==> flow/design.v <==
`timescale 1ns / 10ps
`timescale 1ns / 1ps
`timescale 1ns / 10ps
module pipelined_4stage(clk, rst, imem_addr, imem_data, aluout);
input clk;										
input rst;
output [9:0] imem_addr;			 
input [32-1:0] imem_data;	 
output [32-1:0] aluout;
wire [32-1:0]inst_addr;
wire [32-1:0] inst_out;
wire [32-1:0] inst_in;
assign imem_addr = inst_addr[9:0];
assign inst_out = imem_data;
datapath_mux DP(
	.clk(clk),
	.rst(rst),
	.inst(inst_out),
	.WB_aluout(aluout)
);
PC1 pc(
	.clk(clk),
	.rst(rst),
	.currPC(inst_addr),
	.nextPC(inst_addr)
);
IF_ID_stage IIS(
	.clk(clk),
	.rst(rst), 
	.instout(inst_out), 
	.instin(inst_in)
);
endmodule
`timescale 1ns / 10ps
`timescale 1ns / 1ps
module datapath_mux (
	clk,
	rst,
	inst,
	WB_aluout
);
input		  clk;
input		  rst;
input  [32-1:0] inst;
output  [32-1:0] WB_aluout;
wire [32-1:0] inst_out;
wire [2:0]	aluop_in;
wire [2:0]	aluop_out;
wire alusrc_in;
wire alusrc_out;
wire regDST;
wire wen;
wire [32-1:0] rdata1_in;
wire [32-1:0] rdata2_in;
wire [32-1:0] rdata1_out;
wire [32-1:0] rdata2_out;
wire [32-1:0] wdata_out;
wire [5-1:0] waddr_out;
wire [32-1:0] aluout;
wire [5-1:0] WB_muxout;
wire [32-1:0]rdata2_imm=alusrc_out ? {16'b0,inst_out[15:0]} : rdata2_out; 
wire [5-1:0]waddr_regDST=regDST ? inst[15:11] : inst[20:16]; 
control CO (
    .inst_cntrl(inst[31:26]),
    .wen_cntrl(wen),
    .alusrc_cntrl(alusrc_in),
    .regdst_cntrl(regDST),
    .aluop_cntrl(aluop_in)
);
regfile RFO (
    .clk(clk),
    .rst(rst),
    .wen(wen),
    .raddr1(inst[25:21]),
    .raddr2(inst[20:16]),
    .waddr(WB_muxout),
    .wdata(WB_aluout),
    .rdata1(rdata1_in),
    .rdata2(rdata2_in)
);
ID_EXE_stage IXS(
    .clk(clk),  
    .rst(rst), 
    .aluop_in(aluop_in), 
    .alusrc_in(alusrc_in), 
    .rdata1_in(rdata1_in), 
    .rdata2_in(rdata2_in),
    .inst_in(inst),
    .wregdst_in(waddr_regDST),
    .aluop_out(aluop_out),
    .alusrc_out(alusrc_out), 
    .rdata1_out(rdata1_out), 
    .rdata2_out(rdata2_out), 
    .inst_out(inst_out),
    .wregdst_out(waddr_out)
);
alu ALU0 (
    .a(rdata1_out),
    .b(rdata2_imm),
    .op(aluop_out),
    .out(aluout)
);
EXE_WBstage EWS(
	.clk(clk),
	.rst(rst),
	.aluin(aluout),
	.aluout(WB_aluout),
	.muxin(waddr_out),
	.muxout(WB_muxout)	
);
endmodule  
`timescale 1ns / 10ps
module PC1(clk,rst,nextPC,currPC);
		 input clk,rst;		 
		 input [32 - 1:0]nextPC;		  
		 output reg [32 - 1:0]currPC;
always @(posedge clk)
  begin
    if(rst)
      begin
	currPC <= 0;
      end
    else
      begin
        currPC <= nextPC + 1;
      end
  end
endmodule	
`timescale 1ns / 10ps
module IF_ID_stage (
	clk,  rst, instout, instin
);
input clk, rst;
input [32 - 1:0]instout;
output reg [32 - 1:0]instin;
always @(posedge clk)
  begin
    if(rst)
      begin
	instin <= 0;
      end
    else
      begin
        instin <= instout;
      end
  end
endmodule
`timescale 1ns / 10ps
module ID_EXE_stage (
	clk,  rst, aluop_in, alusrc_in, rdata1_in, rdata2_in, inst_in, wregdst_in,
	aluop_out, alusrc_out, rdata1_out, rdata2_out, inst_out, wregdst_out
);
input clk, rst, alusrc_in;
input [2:0] aluop_in;
input [32-1:0] rdata1_in;
input [32-1:0] rdata2_in;
input [32-1:0] inst_in;
input [5-1:0] wregdst_in;
output reg alusrc_out;
output reg[2:0] aluop_out;
output reg [32-1:0] rdata1_out;
output reg [32-1:0] rdata2_out;
output reg [32-1:0] inst_out;
output reg [5-1:0] wregdst_out;
always @(posedge clk)
  begin
    if(rst)
      begin
	aluop_out <= 0; 
	alusrc_out <= 0; 
	rdata1_out <= 0; 
	rdata2_out <= 0; 
	inst_out <= 0;
	wregdst_out <= 0;
      end
    else
      begin
        aluop_out <= aluop_in; 
	alusrc_out <= alusrc_in; 
	rdata1_out <= rdata1_in; 
	rdata2_out <= rdata2_in; 
	inst_out <= inst_in;
	wregdst_out <= wregdst_in;
      end
  end
endmodule
`timescale 1ns / 10ps
module EXE_WBstage (
	clk,  rst, aluin, aluout,
	muxin, muxout             
);
input clk, rst;
input [32-1:0]aluin;
input [5-1:0]muxin;
output reg[5-1:0]muxout;
output reg [32-1:0]aluout;
always @(posedge clk)
  begin
    if(rst)
      begin
	aluout <= 0;
	muxout <= 0;
      end
    else
      begin
        aluout <= aluin;
	muxout <= muxin;
      end
  end
endmodule
`timescale 1ns / 10ps
module alu(
   a,    
   b,    
   op,    
   out    
   );
   input [32-1:0] a, b;
   input [2:0] op;
   output reg [32-1:0] out;
always @(a or b or op )
begin
   case(op)
       6'b000000: out = a+b;
       6'b000001: out = a - b;
       6'b000010: out = a & b;
       6'b000011:  out = a^b;
       6'b000100: out = a<=b;
       6'b000101: out = a*b;
       6'b000110: out = a+b;
default: out = 0;  
   endcase
end
endmodule
`timescale 1ns / 10ps
module control(
  input [5:0] inst_cntrl, 
  output reg wen_cntrl,
  output reg alusrc_cntrl,
  output reg regdst_cntrl,
  output reg [2:0] aluop_cntrl
  );
  always@(inst_cntrl)
  begin
    case(inst_cntrl)
			6'b000000: begin
					wen_cntrl=1;
					alusrc_cntrl=0;
					regdst_cntrl=1;
					aluop_cntrl=inst_cntrl[2:0];
			end
        6'b000001: begin
                wen_cntrl=1;
					 alusrc_cntrl=0;
					 regdst_cntrl=1;
                aluop_cntrl=inst_cntrl[2:0];
        end
        6'b000010: begin
                wen_cntrl=1;
					 alusrc_cntrl=0;
					 regdst_cntrl=1;
                aluop_cntrl=inst_cntrl[2:0];
        end
        6'b000011: begin
                wen_cntrl=1;
					 alusrc_cntrl=0;
					 regdst_cntrl=1;
                aluop_cntrl=inst_cntrl[2:0];
        end
        6'b000100: begin
                wen_cntrl=1;
					 alusrc_cntrl=0;
					 regdst_cntrl=1;
                aluop_cntrl=inst_cntrl[2:0];
        end
        6'b000101: begin
                wen_cntrl=1;
					 alusrc_cntrl=0;
					 regdst_cntrl=1;
                aluop_cntrl=inst_cntrl[2:0];
			end
		6'b000110: begin
                wen_cntrl=1;
					 alusrc_cntrl=1;
					 regdst_cntrl=0;
                aluop_cntrl=inst_cntrl[2:0];
        end
		default: begin
				wen_cntrl=1; 
				alusrc_cntrl=0;
				regdst_cntrl=1;
				aluop_cntrl=inst_cntrl[2:0];
		end	
    endcase
  end
endmodule
`timescale 1ns / 10ps
`timescale 1ns / 1ps
module regfile (
	clk,
	rst,
	wen,
	raddr1, 
	raddr2, 
	waddr, 
	wdata, 
	rdata1,
	rdata2
	);
	input clk;
	input rst;
	input wen;
	input [5-1:0] raddr1; 
	input [5-1:0] raddr2; 
	input [5-1:0] waddr; 
	input [32-1:0] wdata; 
	output [32-1:0] rdata1;
	output [32-1:0] rdata2;
	reg [32-1:0] regdata [0:32-1];
integer i;
	always@(posedge clk)
		begin
			if(rst)
				begin
					for (i=0; i<32; i=i+1)
					regdata[i] <=0;
					regdata[8] <=5; 
					regdata[3] <=2;
				end
			else
				regdata[waddr] <= (wen == 1) ? wdata : regdata[waddr]; 
		end
	assign rdata1 = ((wen) && (waddr == raddr1)) ? wdata : regdata[raddr1]; 
	assign rdata2 = ((wen) && (waddr == raddr2)) ? wdata : regdata[raddr2];
endmodule 
# Reports on pipelined_4stage
# Tool output for the design above before and after an edit, in the order of the flow.
# Lines under "orig" count in the file above, lines under "edited" in the edited file.
# "diff": "edited" minus "orig" as printed here. "rel_change_pct": 100 x difference / "orig".
# Library cell names are shortened.
# The mark - stands for no value.
dict set report design {
  top_module {pipelined_4stage}
  clk_port {clk}
  library {sky130hd}
  corner {tt_025C_1v80}
}

# The edit
# The edit as a unified diff against the file above.
# The edited RTL no longer does the same as the RTL above: the edit was made by script, with no optimisation intended.
# begin of diff
@@ -227,5 +227,5 @@
        6'b000011:  out = a^b;
        6'b000100: out = a<=b;
-       6'b000101: out = a*b;
+       6'b000101: out = a+b;
        6'b000110: out = a+b;
 default: out = 0;  
# end of diff

# Word level
# Counts by Yosys on the flattened word-level netlist (proc, flatten, opt, wreduce; memories kept). Register bits leave out memories and registers merged into their read ports (data or address); mux counts leave out enables and synchronous resets folded into registers. Print and check cells are left out. Cells with the same type and inputs are merged into one.
# Memory sizes are those after Yosys's memory passes, which may raise the word count (mostly to a power of two), join words into wider ones and drop unused or constant bits.
# item orig edited diff rel_change_pct
set classes {}
lappend classes {reduce_and_logical 3 3 0 0.00}
lappend classes {add_sub_neg 3 3 0 0.00}
lappend classes {n_cmp 1 1 0 0.00}
lappend classes {mul 1 0 -1 -100.00}
lappend classes {logic 2 2 0 0.00}
lappend classes {eq_ne 7 7 0 0.00}
lappend classes {n_mux 11 11 0 0.00}
# operator orig edited diff rel_change_pct
set ops {}
lappend ops {{multiplier 32 x 32 -> 32 bit} 1 0 -1 -100.00}
lappend ops {{parallel mux 32 bit (select 6 bit)} 1 0 -1 -100.00}
lappend ops {{OR reduction 2 bit} 1 0 -1 -100.00}
lappend ops {{parallel mux 32 bit (select 5 bit)} 0 1 1 -}
lappend ops {{OR reduction 3 bit} 0 1 1 -}
lappend ops {{2-to-1 mux 1 bit} 4 4 0 0.00}
lappend ops {{== test 3 bit with constant B} 3 3 0 0.00}
lappend ops {{2-to-1 mux 32 bit} 3 3 0 0.00}
lappend ops {{2-to-1 mux 5 bit} 3 3 0 0.00}
lappend ops {{== test 3 x 2 -> 1 bit with constant B} 2 2 0 0.00}
lappend ops {{adder 32 x 1 -> 32 bit with constant B} 1 1 0 0.00}
lappend ops {{adder 32 bit} 1 1 0 0.00}
lappend ops {{AND 32 bit} 1 1 0 0.00}
lappend ops {{== test 3 x 1 -> 1 bit with constant B} 1 1 0 0.00}
lappend ops {{== test 6 x 3 -> 1 bit with constant B} 1 1 0 0.00}
lappend ops {{less-or-equal comparator 32 bit} 1 1 0 0.00}
lappend ops {{zero test 3 bit} 1 1 0 0.00}
lappend ops {{OR reduction 32 bit} 1 1 0 0.00}
lappend ops {{subtractor 32 bit} 1 1 0 0.00}
lappend ops {{bitwise XOR 32 bit} 1 1 0 0.00}
# item orig edited diff rel_change_pct
set word_totals {}
lappend word_totals {register_bits 94 94 0 0.00}
lappend word_totals {inputBits 34 34 0 0.00}
lappend word_totals {word_cells 36 35 -1 -2.78}
lappend word_totals {ram_bits 1024 1024 0 0.00}
lappend word_totals {memories 1 1 0 0.00}

# Depth
# Yosys ltp: most cells in a row. Word level: on the elaborated netlist, between registers, memories and ports. Mapped: between sequential cells and ports; inverters and the memories' decode and read muxes count.
# item orig edited diff rel_change_pct
set logic_depth {}
lappend logic_depth {depth_word 3 3 0 0.00}
lappend logic_depth {abc_area 0 0 - -}
lappend logic_depth {depth_mapped 33 14 -19 -57.58}

# Netlist
# The flow's flattened synthesis, as Yosys stat reports it; memories are mapped. The netlist is that of the ABC_AREA named above (0 if unset); the other value can give another one.
# item orig edited diff rel_change_pct
set mapped {}
lappend mapped {ffs 1160 1160 0 0.00}
lappend mapped {area_mm2 0.0760917 0.0606519 -0.0154398 -20.29}
lappend mapped {cell_count 6032 4378 -1654 -27.42}
# cell_type orig edited diff rel_change_pct
set by_type {}
lappend by_type {fa_1 410 2 -408 -99.51}
lappend by_type {inv_1 448 67 -381 -85.04}
lappend by_type {and2_1 277 2 -275 -99.28}
lappend by_type {nand2_1 304 151 -153 -50.33}
lappend by_type {ha_1 188 70 -118 -62.77}
lappend by_type {clkbuf_1 337 252 -85 -25.22}
lappend by_type {xnor2_1 92 35 -57 -61.96}
lappend by_type {buf_2 11 63 52 472.73}
lappend by_type {buf_1 151 107 -44 -29.14}
lappend by_type {mux2i_1 95 57 -38 -40.00}
lappend by_type {a211oi_1 78 43 -35 -44.87}
lappend by_type {a311oi_1 4 35 31 775.00}
lappend by_type {nor2_1 1210 1180 -30 -2.48}
lappend by_type {nor2b_1 52 34 -18 -34.62}
lappend by_type {xor2_1 32 16 -16 -50.00}
lappend by_type {o21ai_0 58 43 -15 -25.86}
lappend by_type {o21a_1 16 2 -14 -87.50}
lappend by_type {nand2b_1 78 91 13 16.67}
# Not every row of either side is listed.
# The figures by module come from a second, unflattened synthesis with its own total; it is not the netlist above.
# item orig edited diff rel_change_pct
set hier_totals {}
lappend hier_totals {hier_cells 7445 5733 -1712 -23.00}
lappend hier_totals {hier_area_mm2 0.0810715 0.065693 -0.0153785 -18.97}
# Each row is one instance without its submodules.
# module n_cells area_mm2 mod_seq_area_mm2 n_inst
set modules_orig {}
lappend modules_orig {regfile 4519 0.0552955 0.0307495 1}
lappend modules_orig {alu 2412 0.0200079 0 1}
lappend modules_orig {ID_EXE_stage 221 0.0028402 0.002102 1}
lappend modules_orig {PC1 168 0.0014752 0.0006406 1}
lappend modules_orig {EXE_WBstage 77 0.0010235 0.0007407 1}
lappend modules_orig {datapath_mux 40 0.0003641 0 1}
lappend modules_orig {control 8 0.0000651 0 1}
lappend modules_orig {pipelined_4stage 0 0 0 1}
# module n_cells area_mm2 mod_seq_area_mm2 n_inst
set modules_edited {}
lappend modules_edited {regfile 4519 0.0552955 0.0307495 1}
lappend modules_edited {alu 700 0.0046294 0 1}
lappend modules_edited {ID_EXE_stage 221 0.0028402 0.002102 1}
lappend modules_edited {PC1 168 0.0014752 0.0006406 1}
lappend modules_edited {EXE_WBstage 77 0.0010235 0.0007407 1}
lappend modules_edited {datapath_mux 40 0.0003641 0 1}
lappend modules_edited {control 8 0.0000651 0 1}
lappend modules_edited {pipelined_4stage 0 0 0 1}

# Path before layout
# OpenSTA on the mapped netlist: ideal clock, no wires. The path of least setup slack (recovery checks aside). Input and output delay are each 20% of the period. Register names are those of the netlist, which keeps one name where synthesis merged equal registers.
# item orig edited diff rel_change_pct
set synth_path {}
lappend synth_path {path_type {flip-flop to flip-flop} {input port to flip-flop} - -}
lappend synth_path {startpoint {register DP.IXS.alusrc_out} {input port rst} - -}
lappend synth_path {endpoint {register DP.EWS.aluout[27]} {memory DP.RFO.regdata[12][0]} - -}
lappend synth_path {driving_pins 32 5 -27 -84.38}
lappend synth_path {slack_ns 0.128 3.951 3.823 -}
lappend synth_path {t_required_ns 7.868 7.606 -0.262 -3.33}
lappend synth_path {input_delay_ns - 1.600 - -}
lappend synth_path {delay_ns 7.871 2.449 -5.422 -68.89}
lappend synth_path {arrival_ns 7.739 3.655 -4.084 -52.77}
lappend synth_path {t_first_pin_ns 0.000 1.600 1.600 -}
lappend synth_path {tclk_ns 8.0 8.0 0.0 0.00}
lappend synth_path {period_less_setup_slack_ns 7.872 4.049 -3.823 -48.56}
# "delay_ns" is the arrival time less input delay plus setup time.
# "driving_pins" counts driving pins, that of a launching flip-flop among them; a cell with two outputs on the path counts twice.
# "period_less_setup_slack_ns" is the clock period less the worst setup slack; recovery checks do not enter. This is arithmetic on one report: input and output delays are still those of the set period (20% each).
# Between the ends stands the longest chain of elaborated cells between them, by number of cells; it is not shown to be the way that was timed. Of several equally long chains one is given.
# A line is the first line of the expression or statement that the cell stems from. Yosys adds cells for indexed reads and writes and turns some case tables into memories.
dict set report synth_via_orig {
  path_cell_list {dfxtp_1 buf_2 buf_6 buf_2 mux2i_1 inv_1 clkbuf_1 clkbuf_1 and2_1 fa_1 inv_1 fa_1 fa_1 fa_1 inv_1 fa_1 inv_1 fa_1 inv_1 fa_1 fa_1 ha_1 a21o_1 a21o_1 a21o_1 o21ai_0 a21oi_1 a41o_1 a21o_1 a211o_1 a22oi_1 a31oi_1}
  elab_chain_len 3
}
# item line
set synth_rtl_orig {}
lappend synth_rtl_orig {{start, declared} 159} ;# output reg alusrc_out;
lappend synth_rtl_orig {{start, assigned} 170} ;# alusrc_out <= 0;
lappend synth_rtl_orig {{start, assigned} 179} ;# alusrc_out <= alusrc_in;
lappend synth_rtl_orig {{2-to-1 mux 32 bit} 61} ;# wire [32-1:0]rdata2_imm=alusrc_out ? {16'b0,inst_out[15:0]} : rdata2_out;
lappend synth_rtl_orig {{multiplier 32 x 32 -> 32 bit} 229} ;# 6'b000101: out = a*b;
lappend synth_rtl_orig {{parallel mux 32 bit (select 6 bit)} 223} ;# case(op)
lappend synth_rtl_orig {{end, assigned} 201} ;# aluout <= 0;
lappend synth_rtl_orig {{end, assigned} 206} ;# aluout <= aluin;
lappend synth_rtl_orig {{end, declared} 196} ;# output reg [32-1:0]aluout;
# edited: The path ends at the enable pin of a flip-flop; only ways to that pin are counted.
dict set report synth_via_edited {
  path_cell_list {clkbuf_1 clkbuf_1 nor3_1 nand2_1 nand2b_1}
  elab_chain_len 3
}
# item line
set synth_rtl_edited {}
lappend synth_rtl_edited {{start, declared} 6} ;# input rst;
lappend synth_rtl_edited {{2-to-1 mux 1 bit} 323} ;# if(rst)
lappend synth_rtl_edited {{OR reduction 32 bit} -}
lappend synth_rtl_edited {{2-to-1 mux 5 bit} -}
lappend synth_rtl_edited {{end, declared} 319} ;# reg [32-1:0] regdata [0:32-1];

# Worst path after layout
# From the final timing report of the runs of set A: the path of least setup slack in the routed layout; clock arrival at registers is part of the times.
# item orig edited diff rel_change_pct
set layout_path {}
lappend layout_path {path_type {flip-flop to flip-flop} {flip-flop to flip-flop} - -}
lappend layout_path {startpoint {register DP.IXS.alusrc_out} {register DP.IXS.alusrc_out} - -}
lappend layout_path {endpoint {register DP.EWS.aluout[19]} {register DP.EWS.aluout[23]} - -}
lappend layout_path {slack_ns 0.22 3.27 3.05 -}
lappend layout_path {t_required_ns 8.39 8.40 0.01 0.12}
lappend layout_path {t_first_pin_ns 0.74 0.77 0.03 4.05}
lappend layout_path {arrival_ns 8.17 5.12 -3.05 -37.33}
lappend layout_path {tclk_ns 7.79 7.79 0.00 0.00}
lappend layout_path {driving_pins 29 13 -16 -55.17}
# Between the ends stands the longest chain of elaborated cells between them, by number of cells; it is not shown to be the way that was timed. Of several equally long chains one is given.
dict set report layout_via_orig {
  path_cell_list {dfxtp_4 buf_12 mux2i_1 inv_2 buf_4 ha_1 fa_1 inv_1 fa_1 fa_1 inv_1 fa_1 ha_1 ha_1 inv_1 fa_1 inv_1 fa_1 ha_1 nand4_1 nor2_1 o31a_1 o21ai_1 or3b_2 a21oi_1 xnor2_1 a32o_1 o21ai_0 a21oi_1}
  elab_chain_len 3
}
# item line
set layout_rtl_orig {}
lappend layout_rtl_orig {{start, declared} 159} ;# output reg alusrc_out;
lappend layout_rtl_orig {{start, assigned} 170} ;# alusrc_out <= 0;
lappend layout_rtl_orig {{start, assigned} 179} ;# alusrc_out <= alusrc_in;
lappend layout_rtl_orig {{2-to-1 mux 32 bit} 61} ;# wire [32-1:0]rdata2_imm=alusrc_out ? {16'b0,inst_out[15:0]} : rdata2_out;
lappend layout_rtl_orig {{multiplier 32 x 32 -> 32 bit} 229} ;# 6'b000101: out = a*b;
lappend layout_rtl_orig {{parallel mux 32 bit (select 6 bit)} 223} ;# case(op)
lappend layout_rtl_orig {{end, assigned} 201} ;# aluout <= 0;
lappend layout_rtl_orig {{end, assigned} 206} ;# aluout <= aluin;
lappend layout_rtl_orig {{end, declared} 196} ;# output reg [32-1:0]aluout;
dict set report layout_via_edited {
  path_cell_list {dfxtp_2 buf_4 mux2i_1 ha_1 nor2_1 o211ai_1 a311oi_1 nor2_1 o2111ai_1 nand2_1 xnor2_1 a222oi_1 a211oi_1}
  elab_chain_len 3
}
# item line
set layout_rtl_edited {}
lappend layout_rtl_edited {{start, declared} 159} ;# output reg alusrc_out;
lappend layout_rtl_edited {{start, assigned} 170} ;# alusrc_out <= 0;
lappend layout_rtl_edited {{start, assigned} 179} ;# alusrc_out <= alusrc_in;
lappend layout_rtl_edited {{2-to-1 mux 32 bit} 61} ;# wire [32-1:0]rdata2_imm=alusrc_out ? {16'b0,inst_out[15:0]} : rdata2_out;
lappend layout_rtl_edited {{adder 32 bit} 224} ;# 6'b000000: out = a+b;
lappend layout_rtl_edited {{parallel mux 32 bit (select 5 bit)} 223} ;# case(op)
lappend layout_rtl_edited {{end, assigned} 201} ;# aluout <= 0;
lappend layout_rtl_edited {{end, assigned} 206} ;# aluout <= aluin;
lappend layout_rtl_edited {{end, declared} 196} ;# output reg [32-1:0]aluout;

# Measured runs
# Both versions went through the flow (Yosys, OpenROAD) with the same settings in each pair. Constraints: input delay and output delay 20% of the set period each, output load 0.01 pF.
dict set report flow_settings_set_A {
  CORE_UTILIZATION 40
  period_ns 7.79
  CAP_MARGIN 20
  CORE_MARGIN 2
  SLEW_MARGIN 20
}
# item orig edited diff rel_change_pct
set measured_set_A {}
lappend measured_set_A {totalPower_uw 18179 15761 -2418 -13.30}
lappend measured_set_A {setupTns_ns 0.000 0.000 0.000 -}
lappend measured_set_A {worst_hold_slack_ns 0.450 0.447 -0.003 -}
lappend measured_set_A {finish.stdcell_area_mm2 0.0849652 0.0677087 -0.0172565 -20.31}
lappend measured_set_A {yosys_chip_area_mm2 0.0760917 0.0606519 -0.0154398 -20.29}
lappend measured_set_A {finalUtil_pct 44.8 45.1 0.3 -}
lappend measured_set_A {worst_setup_slack_ns 0.221 3.274 3.053 -}
lappend measured_set_A {final_die_area_mm2 0.193732 0.15476 -0.038972 -20.12}
dict set report flow_settings_set_B {
  ABC_AREA 0
  CELL_PAD_IN_SITES_GLOBAL_PLACEMENT 3
  CORE_ASPECT_RATIO 0.96
  CORE_MARGIN 8
  CORE_UTILIZATION 41
  MAX_ROUTING_LAYER {met5}
  PLACE_DENSITY_LB_ADDON 0.21
  SETUP_SLACK_MARGIN 0.69
  period_ns 4.34
  CAP_MARGIN 20
  SLEW_MARGIN 20
}
# item orig edited diff rel_change_pct
set measured_set_B {}
lappend measured_set_B {totalPower_uw 35249 28490 -6759 -19.18}
lappend measured_set_B {setupTns_ns -68.458 0.000 68.458 -}
lappend measured_set_B {worst_hold_slack_ns 0.444 0.446 0.002 -}
lappend measured_set_B {finish.stdcell_area_mm2 0.0902103 0.0688373 -0.0213730 -23.69}
lappend measured_set_B {yosys_chip_area_mm2 0.0760917 0.0606519 -0.0154398 -20.29}
lappend measured_set_B {finalUtil_pct 48.7 46.8 -1.9 -}
lappend measured_set_B {worst_setup_slack_ns -3.155 0.879 4.034 -}
lappend measured_set_B {final_die_area_mm2 0.199633 0.160497 -0.039136 -19.60}
# By "totalPower_uw" is meant OpenSTA's value without simulated activity: inputs other than the clock are taken to toggle once in ten clock periods, and the tool carries that through the logic.
